==> flow/design.v <==
`timescale 1ns / 1ps
module cordic_stage (clk, reset, X_i, Y_i, Z_i, X_O, Y_O, Z_O);
  input clk;
  input reset;
  input  signed [15:0] X_i;
  input  signed [15:0] Y_i;
  input  signed [15:0] Z_i;
  output signed [15:0] X_O;
  output signed [15:0] Y_O;
  output signed [15:0] Z_O;
wire signed [15:0] as_O_asx_w_st1, as_O_asy_w_st1, as_O_asz_w_st1; 
wire signed [15:0] X_w_st1_st2, Y_w_st1_st2, Z_w_st1_st2;
wire signed [15:0] mux_z_st1_out;
wire dff_st1_out, xor_st1;
xor xor_gate(xor_st1, Z_i[15], Z_i[14]);
mux_2to1 mux_st1(.in0(Z_i), .in1({{2{Z_i[14]}}, {Z_i[13:0]}}), .sel(xor_st1), .out(mux_z_st1_out));
dff dff_st1(.in(xor_st1), .out(dff_st1_out), .clk(clk), .reset(reset));
add_sub asx_st1(.as_in1(X_i), .as_in2(Y_i), .as_control(~(mux_z_st1_out[15])), .as_out(as_O_asx_w_st1));
reg16b  reg16bxout_st1(.reg_in(as_O_asx_w_st1), .reg_out(X_w_st1_st2), .clk(clk), .reset(reset));
add_sub asy_st1(.as_in1(Y_i), .as_in2(X_i), .as_control(mux_z_st1_out[15]), .as_out(as_O_asy_w_st1));
reg16b  reg16byout_st1(.reg_in(as_O_asy_w_st1), .reg_out(Y_w_st1_st2), .clk(clk), .reset(reset));
add_sub asz_st1(.as_in1(mux_z_st1_out), .as_in2(16'h2000), .as_control(~(mux_z_st1_out[15])), .as_out(as_O_asz_w_st1));
reg16b  reg16bzout_st1(.reg_in(as_O_asz_w_st1), .reg_out(Z_w_st1_st2), .clk(clk), .reset(reset));
wire signed [15:0] as_O_asx_w_st2, as_O_asy_w_st2, as_O_asz_w_st2, X_w_st2_st3, Y_w_st2_st3, Z_w_st2_st3;
wire dff_st2_out;
dff dff_st2(.in(dff_st1_out), .out(dff_st2_out), .clk(clk), .reset(reset));
add_sub asx_st2(.as_in1(X_w_st1_st2), .as_in2(Y_w_st1_st2 >>> 1), .as_control(~(Z_w_st1_st2[15])), .as_out(as_O_asx_w_st2));
reg16b  reg16bxout_st2(.reg_in(as_O_asx_w_st2), .reg_out(X_w_st2_st3), .clk(clk), .reset(reset));
add_sub asy_st2(.as_in1(Y_w_st1_st2), .as_in2(X_w_st1_st2 >>> 1), .as_control(Z_w_st1_st2[15]), .as_out(as_O_asy_w_st2));
reg16b  reg16byout_st2(.reg_in(as_O_asy_w_st2), .reg_out(Y_w_st2_st3), .clk(clk), .reset(reset));
add_sub asz_st2(.as_in1(Z_w_st1_st2), .as_in2(16'h12E4), .as_control(~(Z_w_st1_st2[15])), .as_out(as_O_asz_w_st2));
reg16b  reg16bzout_st2(.reg_in(as_O_asz_w_st2), .reg_out(Z_w_st2_st3), .clk(clk), .reset(reset));
wire signed [15:0] as_O_asx_w_st3, as_O_asy_w_st3, as_O_asz_w_st3, X_w_st3_st4, Y_w_st3_st4, Z_w_st3_st4;
wire dff_st3_out;
dff dff_st3(.in(dff_st2_out), .out(dff_st3_out), .clk(clk), .reset(reset));
add_sub asx_st3(.as_in1(X_w_st2_st3), .as_in2(Y_w_st2_st3 >>> 2), .as_control(~(Z_w_st2_st3[15])), .as_out(as_O_asx_w_st3));
reg16b  reg16bxout_st3(.reg_in(as_O_asx_w_st3), .reg_out(X_w_st3_st4), .clk(clk), .reset(reset));
add_sub asy_st3(.as_in1(Y_w_st2_st3), .as_in2(X_w_st2_st3 >>> 2), .as_control(Z_w_st2_st3[15]), .as_out(as_O_asy_w_st3));
reg16b  reg16byout_st3(.reg_in(as_O_asy_w_st3), .reg_out(Y_w_st3_st4), .clk(clk), .reset(reset));
add_sub asz_st3(.as_in1(Z_w_st2_st3), .as_in2(16'h09FB), .as_control(~(Z_w_st2_st3[15])), .as_out(as_O_asz_w_st3));
reg16b  reg16bzout_st3(.reg_in(as_O_asz_w_st3), .reg_out(Z_w_st3_st4), .clk(clk), .reset(reset));
wire signed [15:0] as_O_asx_w_st4, as_O_asy_w_st4, as_O_asz_w_st4, X_w_st4_st5, Y_w_st4_st5, Z_w_st4_st5;
wire dff_st4_out;
dff dff_st4(.in(dff_st3_out), .out(dff_st4_out), .clk(clk), .reset(reset));
add_sub asx_st4(.as_in1(X_w_st3_st4), .as_in2(Y_w_st3_st4 >>> 3), .as_control(~(Z_w_st3_st4[15])), .as_out(as_O_asx_w_st4));
reg16b  reg16bxout_st4(.reg_in(as_O_asx_w_st4), .reg_out(X_w_st4_st5), .clk(clk), .reset(reset));
add_sub asy_st4(.as_in1(Y_w_st3_st4), .as_in2(X_w_st3_st4 >>> 3), .as_control(Z_w_st3_st4[15]), .as_out(as_O_asy_w_st4));
reg16b  reg16byout_st4(.reg_in(as_O_asy_w_st4), .reg_out(Y_w_st4_st5), .clk(clk), .reset(reset));
add_sub asz_st4(.as_in1(Z_w_st3_st4), .as_in2(16'h0511), .as_control(~(Z_w_st3_st4[15])), .as_out(as_O_asz_w_st4));
reg16b  reg16bzout_st4(.reg_in(as_O_asz_w_st4), .reg_out(Z_w_st4_st5), .clk(clk), .reset(reset));
wire signed [15:0] as_O_asx_w_st5, as_O_asy_w_st5, as_O_asz_w_st5, X_w_st5_st6, Y_w_st5_st6, Z_w_st5_st6;
wire dff_st5_out;
dff dff_st5(.in(dff_st4_out), .out(dff_st5_out), .clk(clk), .reset(reset));
add_sub asx_st5(.as_in1(X_w_st4_st5), .as_in2(Y_w_st4_st5 >>> 4), .as_control(~(Z_w_st4_st5[15])), .as_out(as_O_asx_w_st5));
reg16b  reg16bxout_st5(.reg_in(as_O_asx_w_st5), .reg_out(X_w_st5_st6), .clk(clk), .reset(reset));
add_sub asy_st5(.as_in1(Y_w_st4_st5), .as_in2(X_w_st4_st5 >>> 4), .as_control(Z_w_st4_st5[15]), .as_out(as_O_asy_w_st5));
reg16b  reg16byout_st5(.reg_in(as_O_asy_w_st5), .reg_out(Y_w_st5_st6), .clk(clk), .reset(reset));
add_sub asz_st5(.as_in1(Z_w_st4_st5), .as_in2(16'h028B), .as_control(~(Z_w_st4_st5[15])), .as_out(as_O_asz_w_st5));
reg16b  reg16bzout_st5(.reg_in(as_O_asz_w_st5), .reg_out(Z_w_st5_st6), .clk(clk), .reset(reset));
wire signed [15:0] as_O_asx_w_st6, as_O_asy_w_st6, as_O_asz_w_st6, X_w_st6_st7, Y_w_st6_st7, Z_w_st6_st7;
wire dff_st6_out;
dff dff_st6(.in(dff_st5_out), .out(dff_st6_out), .clk(clk), .reset(reset));
add_sub asx_st6(.as_in1(X_w_st5_st6), .as_in2(Y_w_st5_st6 >>> 5), .as_control(~(Z_w_st5_st6[15])), .as_out(as_O_asx_w_st6));
reg16b  reg16bxout_st6(.reg_in(as_O_asx_w_st6), .reg_out(X_w_st6_st7), .clk(clk), .reset(reset));
add_sub asy_st6(.as_in1(Y_w_st5_st6), .as_in2(X_w_st5_st6 >>> 5), .as_control(Z_w_st5_st6[15]), .as_out(as_O_asy_w_st6));
reg16b  reg16byout_st6(.reg_in(as_O_asy_w_st6), .reg_out(Y_w_st6_st7), .clk(clk), .reset(reset));
add_sub asz_st6(.as_in1(Z_w_st5_st6), .as_in2(16'h0146), .as_control(~(Z_w_st5_st6[15])), .as_out(as_O_asz_w_st6));
reg16b  reg16bzout_st6(.reg_in(as_O_asz_w_st6), .reg_out(Z_w_st6_st7), .clk(clk), .reset(reset));
wire signed [15:0] as_O_asx_w_st7, as_O_asy_w_st7, as_O_asz_w_st7, X_w_st7_st8, Y_w_st7_st8, Z_w_st7_st8;
wire dff_st7_out;
dff dff_st7(.in(dff_st6_out), .out(dff_st7_out), .clk(clk), .reset(reset));
add_sub asx_st7(.as_in1(X_w_st6_st7), .as_in2(Y_w_st6_st7 >>> 6), .as_control(~(Z_w_st6_st7[15])), .as_out(as_O_asx_w_st7));
reg16b  reg16bxout_st7(.reg_in(as_O_asx_w_st7), .reg_out(X_w_st7_st8), .clk(clk), .reset(reset));
add_sub asy_st7(.as_in1(Y_w_st6_st7), .as_in2(X_w_st6_st7 >>> 6), .as_control(Z_w_st6_st7[15]), .as_out(as_O_asy_w_st7));
reg16b  reg16byout_st7(.reg_in(as_O_asy_w_st7), .reg_out(Y_w_st7_st8), .clk(clk), .reset(reset));
add_sub asz_st7(.as_in1(Z_w_st6_st7), .as_in2(16'h00A3), .as_control(~(Z_w_st6_st7[15])), .as_out(as_O_asz_w_st7));
reg16b  reg16bzout_st7(.reg_in(as_O_asz_w_st7), .reg_out(Z_w_st7_st8), .clk(clk), .reset(reset));
wire signed [15:0] as_O_asx_w_st8, as_O_asy_w_st8, as_O_asz_w_st8, X_w_st8_st9, Y_w_st8_st9, Z_w_st8_st9;
wire dff_st8_out;
dff dff_st8(.in(dff_st7_out), .out(dff_st8_out), .clk(clk), .reset(reset));
add_sub asx_st8(.as_in1(X_w_st7_st8), .as_in2(Y_w_st7_st8 >>> 7), .as_control(~(Z_w_st7_st8[15])), .as_out(as_O_asx_w_st8));
reg16b  reg16bxout_st8(.reg_in(as_O_asx_w_st8), .reg_out(X_w_st8_st9), .clk(clk), .reset(reset));
add_sub asy_st8(.as_in1(Y_w_st7_st8), .as_in2(X_w_st7_st8 >>> 7), .as_control(Z_w_st7_st8[15]), .as_out(as_O_asy_w_st8));
reg16b  reg16byout_st8(.reg_in(as_O_asy_w_st8), .reg_out(Y_w_st8_st9), .clk(clk), .reset(reset));
add_sub asz_st8(.as_in1(Z_w_st7_st8), .as_in2(16'h0051), .as_control(~(Z_w_st7_st8[15])), .as_out(as_O_asz_w_st8));
reg16b  reg16bzout_st8(.reg_in(as_O_asz_w_st8), .reg_out(Z_w_st8_st9), .clk(clk), .reset(reset));
wire signed [15:0] as_O_asx_w_st9, as_O_asy_w_st9, as_O_asz_w_st9, X_w_st9_st10, Y_w_st9_st10, Z_w_st9_st10;
wire dff_st9_out;
dff dff_st9(.in(dff_st8_out), .out(dff_st9_out), .clk(clk), .reset(reset));
add_sub asx_st9(.as_in1(X_w_st8_st9), .as_in2(Y_w_st8_st9 >>> 8), .as_control(~(Z_w_st8_st9[15])), .as_out(as_O_asx_w_st9));
reg16b  reg16bxout_st9(.reg_in(as_O_asx_w_st9), .reg_out(X_w_st9_st10), .clk(clk), .reset(reset));
add_sub asy_st9(.as_in1(Y_w_st8_st9), .as_in2(X_w_st8_st9 >>> 8), .as_control(Z_w_st8_st9[15]), .as_out(as_O_asy_w_st9));
reg16b  reg16byout_st9(.reg_in(as_O_asy_w_st9), .reg_out(Y_w_st9_st10), .clk(clk), .reset(reset));
add_sub asz_st9(.as_in1(Z_w_st8_st9), .as_in2(16'h0029), .as_control(~(Z_w_st8_st9[15])), .as_out(as_O_asz_w_st9));
reg16b  reg16bzout_st9(.reg_in(as_O_asz_w_st9), .reg_out(Z_w_st9_st10), .clk(clk), .reset(reset));
wire signed [15:0] as_O_asx_w_st10, as_O_asy_w_st10, as_O_asz_w_st10, X_w_st10_st11, Y_w_st10_st11, Z_w_st10_st11;
wire dff_st10_out;
dff dff_st10(.in(dff_st9_out), .out(dff_st10_out), .clk(clk), .reset(reset));
add_sub asx_st10(.as_in1(X_w_st9_st10), .as_in2(Y_w_st9_st10 >>> 9), .as_control(~(Z_w_st9_st10[15])), .as_out(as_O_asx_w_st10));
reg16b  reg16bxout_st10(.reg_in(as_O_asx_w_st10), .reg_out(X_w_st10_st11), .clk(clk), .reset(reset));
add_sub asy_st10(.as_in1(Y_w_st9_st10), .as_in2(X_w_st9_st10 >>> 9), .as_control(Z_w_st9_st10[15]), .as_out(as_O_asy_w_st10));
reg16b  reg16byout_st10(.reg_in(as_O_asy_w_st10), .reg_out(Y_w_st10_st11), .clk(clk), .reset(reset));
add_sub asz_st10(.as_in1(Z_w_st9_st10), .as_in2(16'h0014), .as_control(~(Z_w_st9_st10[15])), .as_out(as_O_asz_w_st10));
reg16b  reg16bzout_st10(.reg_in(as_O_asz_w_st10), .reg_out(Z_w_st10_st11), .clk(clk), .reset(reset));
wire signed [15:0] as_O_asx_w_st11, as_O_asy_w_st11, as_O_asz_w_st11, X_w_st11_st12, Y_w_st11_st12, Z_w_st11_st12;
wire dff_st11_out;
dff dff_st11(.in(dff_st10_out), .out(dff_st11_out), .clk(clk), .reset(reset));
add_sub asx_st11(.as_in1(X_w_st10_st11), .as_in2(Y_w_st10_st11 >>> 10), .as_control(~(Z_w_st10_st11[15])), .as_out(as_O_asx_w_st11));
reg16b  reg16bxout_st11(.reg_in(as_O_asx_w_st11), .reg_out(X_w_st11_st12), .clk(clk), .reset(reset));
add_sub asy_st11(.as_in1(Y_w_st10_st11), .as_in2(X_w_st10_st11 >>> 10), .as_control(Z_w_st10_st11[15]), .as_out(as_O_asy_w_st11));
reg16b  reg16byout_st11(.reg_in(as_O_asy_w_st11), .reg_out(Y_w_st11_st12), .clk(clk), .reset(reset));
add_sub asz_st11(.as_in1(Z_w_st10_st11), .as_in2(16'h000A), .as_control(~(Z_w_st10_st11[15])), .as_out(as_O_asz_w_st11));
reg16b  reg16bzout_st11(.reg_in(as_O_asz_w_st11), .reg_out(Z_w_st11_st12), .clk(clk), .reset(reset));
wire signed [15:0] as_O_asx_w_st12, as_O_asy_w_st12, as_O_asz_w_st12, X_w_st12_st13, Y_w_st12_st13, Z_w_st12_st13;
wire dff_st12_out;
dff dff_st12(.in(dff_st11_out), .out(dff_st12_out), .clk(clk), .reset(reset));
add_sub asx_st12(.as_in1(X_w_st11_st12), .as_in2(Y_w_st11_st12 >>> 11), .as_control(~(Z_w_st11_st12[15])), .as_out(as_O_asx_w_st12));
reg16b  reg16bxout_st12(.reg_in(as_O_asx_w_st12), .reg_out(X_w_st12_st13), .clk(clk), .reset(reset));
add_sub asy_st12(.as_in1(Y_w_st11_st12), .as_in2(X_w_st11_st12 >>> 11), .as_control(Z_w_st11_st12[15]), .as_out(as_O_asy_w_st12));
reg16b  reg16byout_st12(.reg_in(as_O_asy_w_st12), .reg_out(Y_w_st12_st13), .clk(clk), .reset(reset));
add_sub asz_st12(.as_in1(Z_w_st11_st12), .as_in2(16'h0005), .as_control(~(Z_w_st11_st12[15])), .as_out(as_O_asz_w_st12));
reg16b  reg16bzout_st12(.reg_in(as_O_asz_w_st12), .reg_out(Z_w_st12_st13), .clk(clk), .reset(reset));
wire signed [15:0] as_O_asx_w_st13, as_O_asy_w_st13, as_O_asz_w_st13, X_w_st13_st14, Y_w_st13_st14, Z_w_st13_st14;
wire dff_st13_out;
dff dff_st13(.in(dff_st12_out), .out(dff_st13_out), .clk(clk), .reset(reset));
add_sub asx_st13(.as_in1(X_w_st12_st13), .as_in2(Y_w_st12_st13 >>> 12), .as_control(~(Z_w_st12_st13[15])), .as_out(as_O_asx_w_st13));
reg16b  reg16bxout_st13(.reg_in(as_O_asx_w_st13), .reg_out(X_w_st13_st14), .clk(clk), .reset(reset));
add_sub asy_st13(.as_in1(Y_w_st12_st13), .as_in2(X_w_st12_st13 >>> 12), .as_control(Z_w_st12_st13[15]), .as_out(as_O_asy_w_st13));
reg16b  reg16byout_st13(.reg_in(as_O_asy_w_st13), .reg_out(Y_w_st13_st14), .clk(clk), .reset(reset));
add_sub asz_st13(.as_in1(Z_w_st12_st13), .as_in2(16'h0003), .as_control(~(Z_w_st12_st13[15])), .as_out(as_O_asz_w_st13));
reg16b  reg16bzout_st13(.reg_in(as_O_asz_w_st13), .reg_out(Z_w_st13_st14), .clk(clk), .reset(reset));
wire signed [15:0] as_O_asx_w_st14, as_O_asy_w_st14, as_O_asz_w_st14, X_w_st14_st15, Y_w_st14_st15, Z_w_st14_st15;
wire dff_st14_out;
dff dff_st14(.in(dff_st13_out), .out(dff_st14_out), .clk(clk), .reset(reset));
add_sub asx_st14(.as_in1(X_w_st13_st14), .as_in2(Y_w_st13_st14 >>> 13), .as_control(~(Z_w_st13_st14[15])), .as_out(as_O_asx_w_st14));
reg16b  reg16bxout_st14(.reg_in(as_O_asx_w_st14), .reg_out(X_w_st14_st15), .clk(clk), .reset(reset));
add_sub asy_st14(.as_in1(Y_w_st13_st14), .as_in2(X_w_st13_st14 >>> 13), .as_control(Z_w_st13_st14[15]), .as_out(as_O_asy_w_st14));
reg16b  reg16byout_st14(.reg_in(as_O_asy_w_st14), .reg_out(Y_w_st14_st15), .clk(clk), .reset(reset));
add_sub asz_st14(.as_in1(Z_w_st13_st14), .as_in2(16'h0001), .as_control(~(Z_w_st13_st14[15])), .as_out(as_O_asz_w_st14));
reg16b  reg16bzout_st14(.reg_in(as_O_asz_w_st14), .reg_out(Z_w_st14_st15), .clk(clk), .reset(reset));
wire signed [15:0] as_O_asx_w_st15, as_O_asy_w_st15, as_O_asz_w_st15, X_w_st15_st16, Y_w_st15_st16, Z_w_st15_st16;
wire dff_st15_out;
dff dff_st15(.in(dff_st14_out), .out(dff_st15_out), .clk(clk), .reset(reset));
add_sub asx_st15(.as_in1(X_w_st14_st15), .as_in2(Y_w_st14_st15 >>> 14), .as_control(~(Z_w_st14_st15[15])), .as_out(as_O_asx_w_st15));
reg16b  reg16bxout_st15(.reg_in(as_O_asx_w_st15), .reg_out(X_w_st15_st16), .clk(clk), .reset(reset));
add_sub asy_st15(.as_in1(Y_w_st14_st15), .as_in2(X_w_st14_st15 >>> 14), .as_control(Z_w_st14_st15[15]), .as_out(as_O_asy_w_st15));
reg16b  reg16byout_st15(.reg_in(as_O_asy_w_st15), .reg_out(Y_w_st15_st16), .clk(clk), .reset(reset));
add_sub asz_st15(.as_in1(Z_w_st14_st15), .as_in2(16'h0001), .as_control(~(Z_w_st14_st15[15])), .as_out(as_O_asz_w_st15));
reg16b  reg16bzout_st15(.reg_in(as_O_asz_w_st15), .reg_out(Z_w_st15_st16), .clk(clk), .reset(reset));
wire signed [15:0] as_O_asx_w_st16, as_O_asy_w_st16, as_O_asz_w_st16, X_w_st16_st17, Y_w_st16_st17, Z_w_st16_st17;
wire dff_st16_out;
dff dff_st16(.in(dff_st15_out), .out(dff_st16_out), .clk(clk), .reset(reset));
add_sub asx_st16(.as_in1(X_w_st15_st16), .as_in2(Y_w_st15_st16 >>> 15), .as_control(~(Z_w_st15_st16[15])), .as_out(as_O_asx_w_st16));
reg16b  reg16bxout_st16(.reg_in(as_O_asx_w_st16), .reg_out(X_w_st16_st17), .clk(clk), .reset(reset));
add_sub asy_st16(.as_in1(Y_w_st15_st16), .as_in2(X_w_st15_st16 >>> 15), .as_control(Z_w_st15_st16[15]), .as_out(as_O_asy_w_st16));
reg16b  reg16byout_st16(.reg_in(as_O_asy_w_st16), .reg_out(Y_w_st16_st17), .clk(clk), .reset(reset));
add_sub asz_st16(.as_in1(Z_w_st15_st16), .as_in2(16'h0000), .as_control(~(Z_w_st15_st16[15])), .as_out(as_O_asz_w_st16));
reg16b  reg16bzout_st16(.reg_in(as_O_asz_w_st16), .reg_out(Z_O), .clk(clk), .reset(reset));
mux_2to1 mux_x_st17(.in0(X_w_st16_st17), .in1(-X_w_st16_st17), .sel(dff_st16_out), .out(X_O));
mux_2to1 mux_y_st17(.in0(Y_w_st16_st17), .in1(-Y_w_st16_st17), .sel(dff_st16_out), .out(Y_O));
endmodule
module reg16b(reg_in, reg_out, clk, reset);
input clk, reset;
input signed [15:0] reg_in;
output reg signed [15:0] reg_out;
always @(posedge clk)
begin
    if (reset)
      reg_out <= 16'sd0;
    else
      reg_out <= reg_in;     
end
endmodule  
module add_sub(as_in1, as_in2,as_control, as_out);
input signed [15:0] as_in1, as_in2;
input as_control;
output reg signed [15:0] as_out;
always @(*)
begin
  if (as_control)
    as_out = as_in1 - as_in2;
  else
    as_out = as_in1 + as_in2;
end
endmodule
module mux_2to1(in0, in1, sel, out);
input signed [15:0] in0, in1;
input sel;
output reg signed [15:0] out;
always @(*)
begin
    if(sel)
        out = in1;
    else
        out = in0;
end
endmodule
module dff(in, out, clk, reset);
input in, clk, reset;
output reg out;
always @(posedge clk)
    begin
        if(reset)
            out <= 0;
        else
            out <= in;
    end
endmodule
# Reports on cordic_stage
# What the tools print for cordic_stage, step after step.
# Line numbers count from 1 in the design file above.
# Operators carry their Yosys type and port widths (W data, S select, Z words).
# Library cell names are shortened.
# Not given: n/a
[setup]
design = "cordic_stage"
clock_port = "clk"
library = "sky130hd"
lib_corner = "tt_025C_1v80"

# Word-level counts
# Counts by Yosys on the flattened word-level netlist (proc, flatten, opt, wreduce; memories kept). Register bits leave out memories and registers merged into their read ports (data or address); mux counts leave out enables and synchronous resets folded into registers. Print and check cells are left out. Cells with the same type and inputs are merged into one.
[bits]
ff_bits = 784
inputBits = 50
out_inout_bits = 48
[classes]
add_sub_neg = 95
mux = 50
logic = 1
[ops]
columns = ["op", "count"]
rows = [
  ["$mux W16", 50],
  ["$add A16 B1 Y16", 2],
  ["$sub A16 B1 Y16", 2],
  ["$add A16 B10 Y16", 2],
  ["$sub A16 B10 Y16", 2],
  ["$add A16 B11 Y16", 2],
  ["$sub A16 B11 Y16", 2],
  ["$add A16 B12 Y16", 2],
  ["$sub A16 B12 Y16", 2],
  ["$add A16 B13 Y16", 2],
  ["$sub A16 B13 Y16", 2],
  ["$add A16 B14 Y16", 2],
  ["$sub A16 B14 Y16", 2],
  ["$add A16 B15 Y16", 2],
  ["$sub A16 B15 Y16", 2],
  ["$sub A16 B16 Y16", 2],
  ["$add A16 B2 Y16", 2],
  ["$sub A16 B2 Y16", 2],
  ["$add A16 B2 Y16 const B", 2],
  ["$sub A16 B2 Y16 const B", 2],
  ["$add A16 B3 Y16", 2],
  ["$sub A16 B3 Y16", 2],
  ["$add A16 B4 Y16", 2],
  ["$sub A16 B4 Y16", 2],
  ["$add A16 B5 Y16", 2],
  ["$sub A16 B5 Y16", 2],
  ["$add A16 B6 Y16", 2],
  ["$sub A16 B6 Y16", 2],
]
# Other operator kinds: 35; their cells: 42.

# Depth
# Depth = most cells in a row (Yosys ltp): at word level without a register or memory, in the mapped netlist without a sequential cell, where the memories' decode and read muxes count.
[depth]
depth_word = 4
abc_area = 1
ltp_mapped = 19
depth_no_buf = 19

# Synthesis result
# Source: synth_stat.txt of the flow (Yosys; design flattened, memories mapped). It holds for the ABC_AREA given above (unset counts as 0); a run with the other value may have another netlist.
# The area totals of this step are shown rounded.
[by_type]
columns = ["cell_type", "count"]
rows = [
  ["dfxtp_1", 783],
  ["ha_1", 773],
  ["nand2_1", 1669],
  ["a21oi_1", 1105],
  ["inv_1", 1140],
  ["nor2_1", 999],
  ["o21ai_0", 700],
  ["nand3_1", 522],
  ["xor2_1", 178],
  ["a21o_1", 138],
  ["fa_1", 48],
  ["nor3_1", 146],
  ["o21bai_1", 85],
  ["nand4_1", 77],
  ["o21a_1", 61],
  ["xnor2_1", 47],
  ["clkbuf_1", 100],
  ["a31oi_1", 48],
]
# Not listed: further types 33, cells in them 265.
[mapped]
stdcells = 8884
yosys_area_mm2 = 0.0601
ffs = 783
buffers = 142

# Worst setup path after synthesis
# Path of least setup slack by OpenSTA after synthesis, without wires, with an ideal clock, recovery checks aside; 20% of the period is set as input and as output delay. Where synthesis merged equal registers, the netlist keeps one of their names.
[synth_path]
path_type = "register -> register"
start = "reg reg16bxout_st14.reg_out[15]"
end = "reg reg16byout_st15.reg_out[15]"
tclk_ps = 3650
t_arrival_ps = 2662
required_ps = 3534
path_slack_ps = 871
path_delay_ps = 2778
path_stages = 13
n_path_buf = 0
period_less_setup_slack_ps = 2779
# "path_delay_ps" is the arrival time less input delay plus setup time.
# "path_stages": output pins that drive a net of the path, with the launching flip-flop's if there is one; two outputs of one cell count as two.
# "period_less_setup_slack_ps" is the clock period less the worst setup slack; recovery checks do not enter. This is arithmetic on one report: input and output delays are still those of the set period (20% each).
# The rows between start and end are the longest chain of elaborated cells between them; the timing report does not say that the signal goes this way. Where chains are equally long, one stands for them.
# A line is the first line of the expression or statement that the cell stems from. Yosys adds cells for indexed reads and writes and turns some case tables into memories.
[synth_between]
path_cell_list = "dfxtp_1 -> inv_1 -> ha_1 -> o21ai_0 -> ha_1 -> a21oi_1 -> nand2_1 -> a21oi_1 -> o21ai_0 -> nand3_1 -> nand3_1 -> nand2_1 -> nor2_1"
elab_chain_cells = 2
[synth_lines]
columns = ["element", "line_no", "source"]
rows = [
  ["start: declaration", 165, "output reg signed [15:0] reg_out;"],
  ["start: assignment", 169, "reg_out <= 16'sd0;"],
  ["start: assignment", 171, "reg_out <= reg_in;"],
  ["$add A16 B2 Y16", 183, "as_out = as_in1 + as_in2;"],
  ["$mux W16", 180, "if (as_control)"],
  ["end: assignment", 169, ""],
  ["end: assignment", 171, ""],
  ["end: declaration", 165, ""],
]

# Timing after layout
# From the final timing report of record 1: the path of least setup slack in the routed layout; clock arrival at registers is part of the times.
# The path's times are printed in steps of 10 ps; the period is the one set.
[layout_path]
path_type = "register -> output"
start = "reg reg16bxout_st16.reg_out[0]"
end = "out X_O[15]"
tclk_ps = 4810
out_delay_ps = 960
t_arrival_ps = 3620
required_ps = 3850
path_slack_ps = 230
path_stages = 10
n_path_buf = 3
# The rows between start and end are the longest chain of elaborated cells between them; the timing report does not say that the signal goes this way. Where chains are equally long, one stands for them.
[layout_between]
path_cell_list = "dfxtp_1 -> nor3_1 -> nand2_1 -> nor3_1 -> buf_4 -> nand3_1 -> o21ai_0 -> buf_4 -> xnor2_1 -> clkdlybuf4s50_1"
elab_chain_cells = 2
[layout_lines]
columns = ["element", "line_no", "source"]
rows = [
  ["start: declaration", 165, "output reg signed [15:0] reg_out;"],
  ["start: assignment", 169, "reg_out <= 16'sd0;"],
  ["start: assignment", 171, "reg_out <= reg_in;"],
  ["$neg A16 Y16", 159, "mux_2to1 mux_x_st17(.in0(X_w_st16_st17), .in1(-X_w_st16_st17), .sel(dff_st16_out), .out(X_O));"],
  ["$mux W16", 192, "if(sel)"],
  ["end: declaration", 8, "output signed [15:0] X_O;"],
]

Wiki page: cordic_stage / flow data

Settings and measured results of 4 stored flow runs for module cordic_stage (sky130hd), not sorted in any way. The constraints put input and output delay at 20% of the set period each and load the outputs with 0.01 pF.
By "clock_period_reached_ps" is meant the clock period of the run minus its worst setup slack. This is arithmetic on one report: input and output delays are still those of the set period (20% each).
"worst_path_time_ps" is the time allowed to the run's worst setup path (the clock period less input and output delay, where it has them) less its slack. Clock arrival times count: a late capture clock shortens it, a late launch clock lengthens it.
"worst_path_time_ps" is given in steps of 10 ps.
The results are shown rounded.

# record 1
==> flow/run.sh <==
#!/bin/bash
# the make line also repeats the synthesis and layout settings of config.mk as NAME=value (left out here)
make -C /OpenROAD-flow-scripts/flow DESIGN_CONFIG=/design/flow/config.mk WORK_HOME=/design/flow/orfs CLKGATE_MAP_FILE= finish
==> flow/config.mk <==
export PLATFORM = sky130hd
export DESIGN_NAME = cordic_stage
export DESIGN_NICKNAME = cordic_stage
export VERILOG_FILES = /design/flow/design.v
export SDC_FILE = /design/flow/constraint.sdc
export NUM_CORES = 4
export LEC_CHECK = 0
export ABC_AREA = 1
export CAP_MARGIN = 20
export CELL_PAD_IN_SITES_GLOBAL_PLACEMENT = 2
export CORE_MARGIN = 2
export CORE_UTILIZATION = 47
export GPL_ROUTABILITY_DRIVEN = 0
export GPL_TIMING_DRIVEN = 1
export MIN_ROUTING_LAYER = met1
export SETUP_SLACK_MARGIN = 0.04
export SLEW_MARGIN = 20
==> flow/constraint.sdc <==
create_clock -name core_clock -period 4.81 [get_ports {clk}]
set_input_delay 0.9620 -clock core_clock [delete_from_list [all_inputs] [get_ports {clk}]]
set_output_delay 0.9620 -clock core_clock [all_outputs]
set_load 0.01 [all_outputs]

==> record 1: results <==
synth_chip_area_mm2=0.0601
die_footprint_mm2=0.131
post_route_stdcell_area_mm2=0.0662
finalUtil_pct=52.0
ws_setup_ps=232
timing.setup.tns_ps=0
hold_worst_slack_ps=400
clock_period_reached_ps=4578
worst_path_time_ps=3620
critical_path_kind="register -> output"

# record 2
==> flow/run.sh <==
#!/bin/bash
# the make line also repeats the synthesis and layout settings of config.mk as NAME=value (left out here)
make -C /OpenROAD-flow-scripts/flow DESIGN_CONFIG=/design/flow/config.mk WORK_HOME=/design/flow/orfs CLKGATE_MAP_FILE= finish
==> flow/config.mk <==
export PLATFORM = sky130hd
export DESIGN_NAME = cordic_stage
export DESIGN_NICKNAME = cordic_stage
export VERILOG_FILES = /design/flow/design.v
export SDC_FILE = /design/flow/constraint.sdc
export NUM_CORES = 4
export LEC_CHECK = 0
export CAP_MARGIN = 10
export CELL_PAD_IN_SITES_DETAIL_PLACEMENT = 2
export CELL_PAD_IN_SITES_GLOBAL_PLACEMENT = 0
export CORE_MARGIN = 7
export CORE_UTILIZATION = 15
export CTS_CLUSTER_DIAMETER = 68
export CTS_CLUSTER_SIZE = 43
export GPL_ROUTABILITY_DRIVEN = 1
export GPL_TIMING_DRIVEN = 0
export MAX_ROUTING_LAYER = met4
export MIN_ROUTING_LAYER = met1
export PLACE_DENSITY_LB_ADDON = 0.07
export SLEW_MARGIN = 0
export TNS_END_PERCENT = 15
==> flow/constraint.sdc <==
create_clock -name core_clock -period 4.98 [get_ports {clk}]
set_input_delay 0.9960 -clock core_clock [delete_from_list [all_inputs] [get_ports {clk}]]
set_output_delay 0.9960 -clock core_clock [all_outputs]
set_load 0.01 [all_outputs]

==> record 2: results <==
synth_chip_area_mm2=0.0579
die_footprint_mm2=0.403
post_route_stdcell_area_mm2=0.07
finalUtil_pct=18.3
ws_setup_ps=231
timing.setup.tns_ps=0
hold_worst_slack_ps=441
clock_period_reached_ps=4749
worst_path_time_ps=3750
critical_path_kind="register -> output"

# record 3
==> flow/run.sh <==
#!/bin/bash
# the make line also repeats the synthesis and layout settings of config.mk as NAME=value (left out here)
make -C /OpenROAD-flow-scripts/flow DESIGN_CONFIG=/design/flow/config.mk WORK_HOME=/design/flow/orfs CLKGATE_MAP_FILE= finish
==> flow/config.mk <==
export PLATFORM = sky130hd
export DESIGN_NAME = cordic_stage
export DESIGN_NICKNAME = cordic_stage
export VERILOG_FILES = /design/flow/design.v
export SDC_FILE = /design/flow/constraint.sdc
export NUM_CORES = 4
export LEC_CHECK = 0
export CAP_MARGIN = 20
export CORE_MARGIN = 2
export CORE_UTILIZATION = 40
export SLEW_MARGIN = 20
==> flow/constraint.sdc <==
create_clock -name core_clock -period 3.65 [get_ports {clk}]
set_input_delay 0.7300 -clock core_clock [delete_from_list [all_inputs] [get_ports {clk}]]
set_output_delay 0.7300 -clock core_clock [all_outputs]
set_load 0.01 [all_outputs]

==> record 3: results <==
synth_chip_area_mm2=0.0579
die_footprint_mm2=0.148
post_route_stdcell_area_mm2=0.0648
finalUtil_pct=45.1
ws_setup_ps=123
timing.setup.tns_ps=0
hold_worst_slack_ps=397
clock_period_reached_ps=3527
worst_path_time_ps=2800
critical_path_kind="register -> output"

# record 4
==> flow/run.sh <==
#!/bin/bash
# the make line also repeats the synthesis and layout settings of config.mk as NAME=value (left out here)
make -C /OpenROAD-flow-scripts/flow DESIGN_CONFIG=/design/flow/config.mk WORK_HOME=/design/flow/orfs CLKGATE_MAP_FILE= finish
==> flow/config.mk <==
export PLATFORM = sky130hd
export DESIGN_NAME = cordic_stage
export DESIGN_NICKNAME = cordic_stage
export VERILOG_FILES = /design/flow/design.v
export SDC_FILE = /design/flow/constraint.sdc
export NUM_CORES = 4
export LEC_CHECK = 0
export CAP_MARGIN = 20
export CELL_PAD_IN_SITES_DETAIL_PLACEMENT = 1
export CORE_MARGIN = 2
export CORE_UTILIZATION = 46
export CTS_CLUSTER_DIAMETER = 319
export CTS_CLUSTER_SIZE = 70
export GPL_ROUTABILITY_DRIVEN = 0
export MAX_ROUTING_LAYER = met5
export MIN_ROUTING_LAYER = met2
export PLACE_DENSITY_LB_ADDON = 0.07
export SLEW_MARGIN = 20
==> flow/constraint.sdc <==
create_clock -name core_clock -period 2.74 [get_ports {clk}]
set_input_delay 0.5480 -clock core_clock [delete_from_list [all_inputs] [get_ports {clk}]]
set_output_delay 0.5480 -clock core_clock [all_outputs]
set_load 0.01 [all_outputs]

==> record 4: results <==
outcome="incomplete, routing halted on GRT-0232"
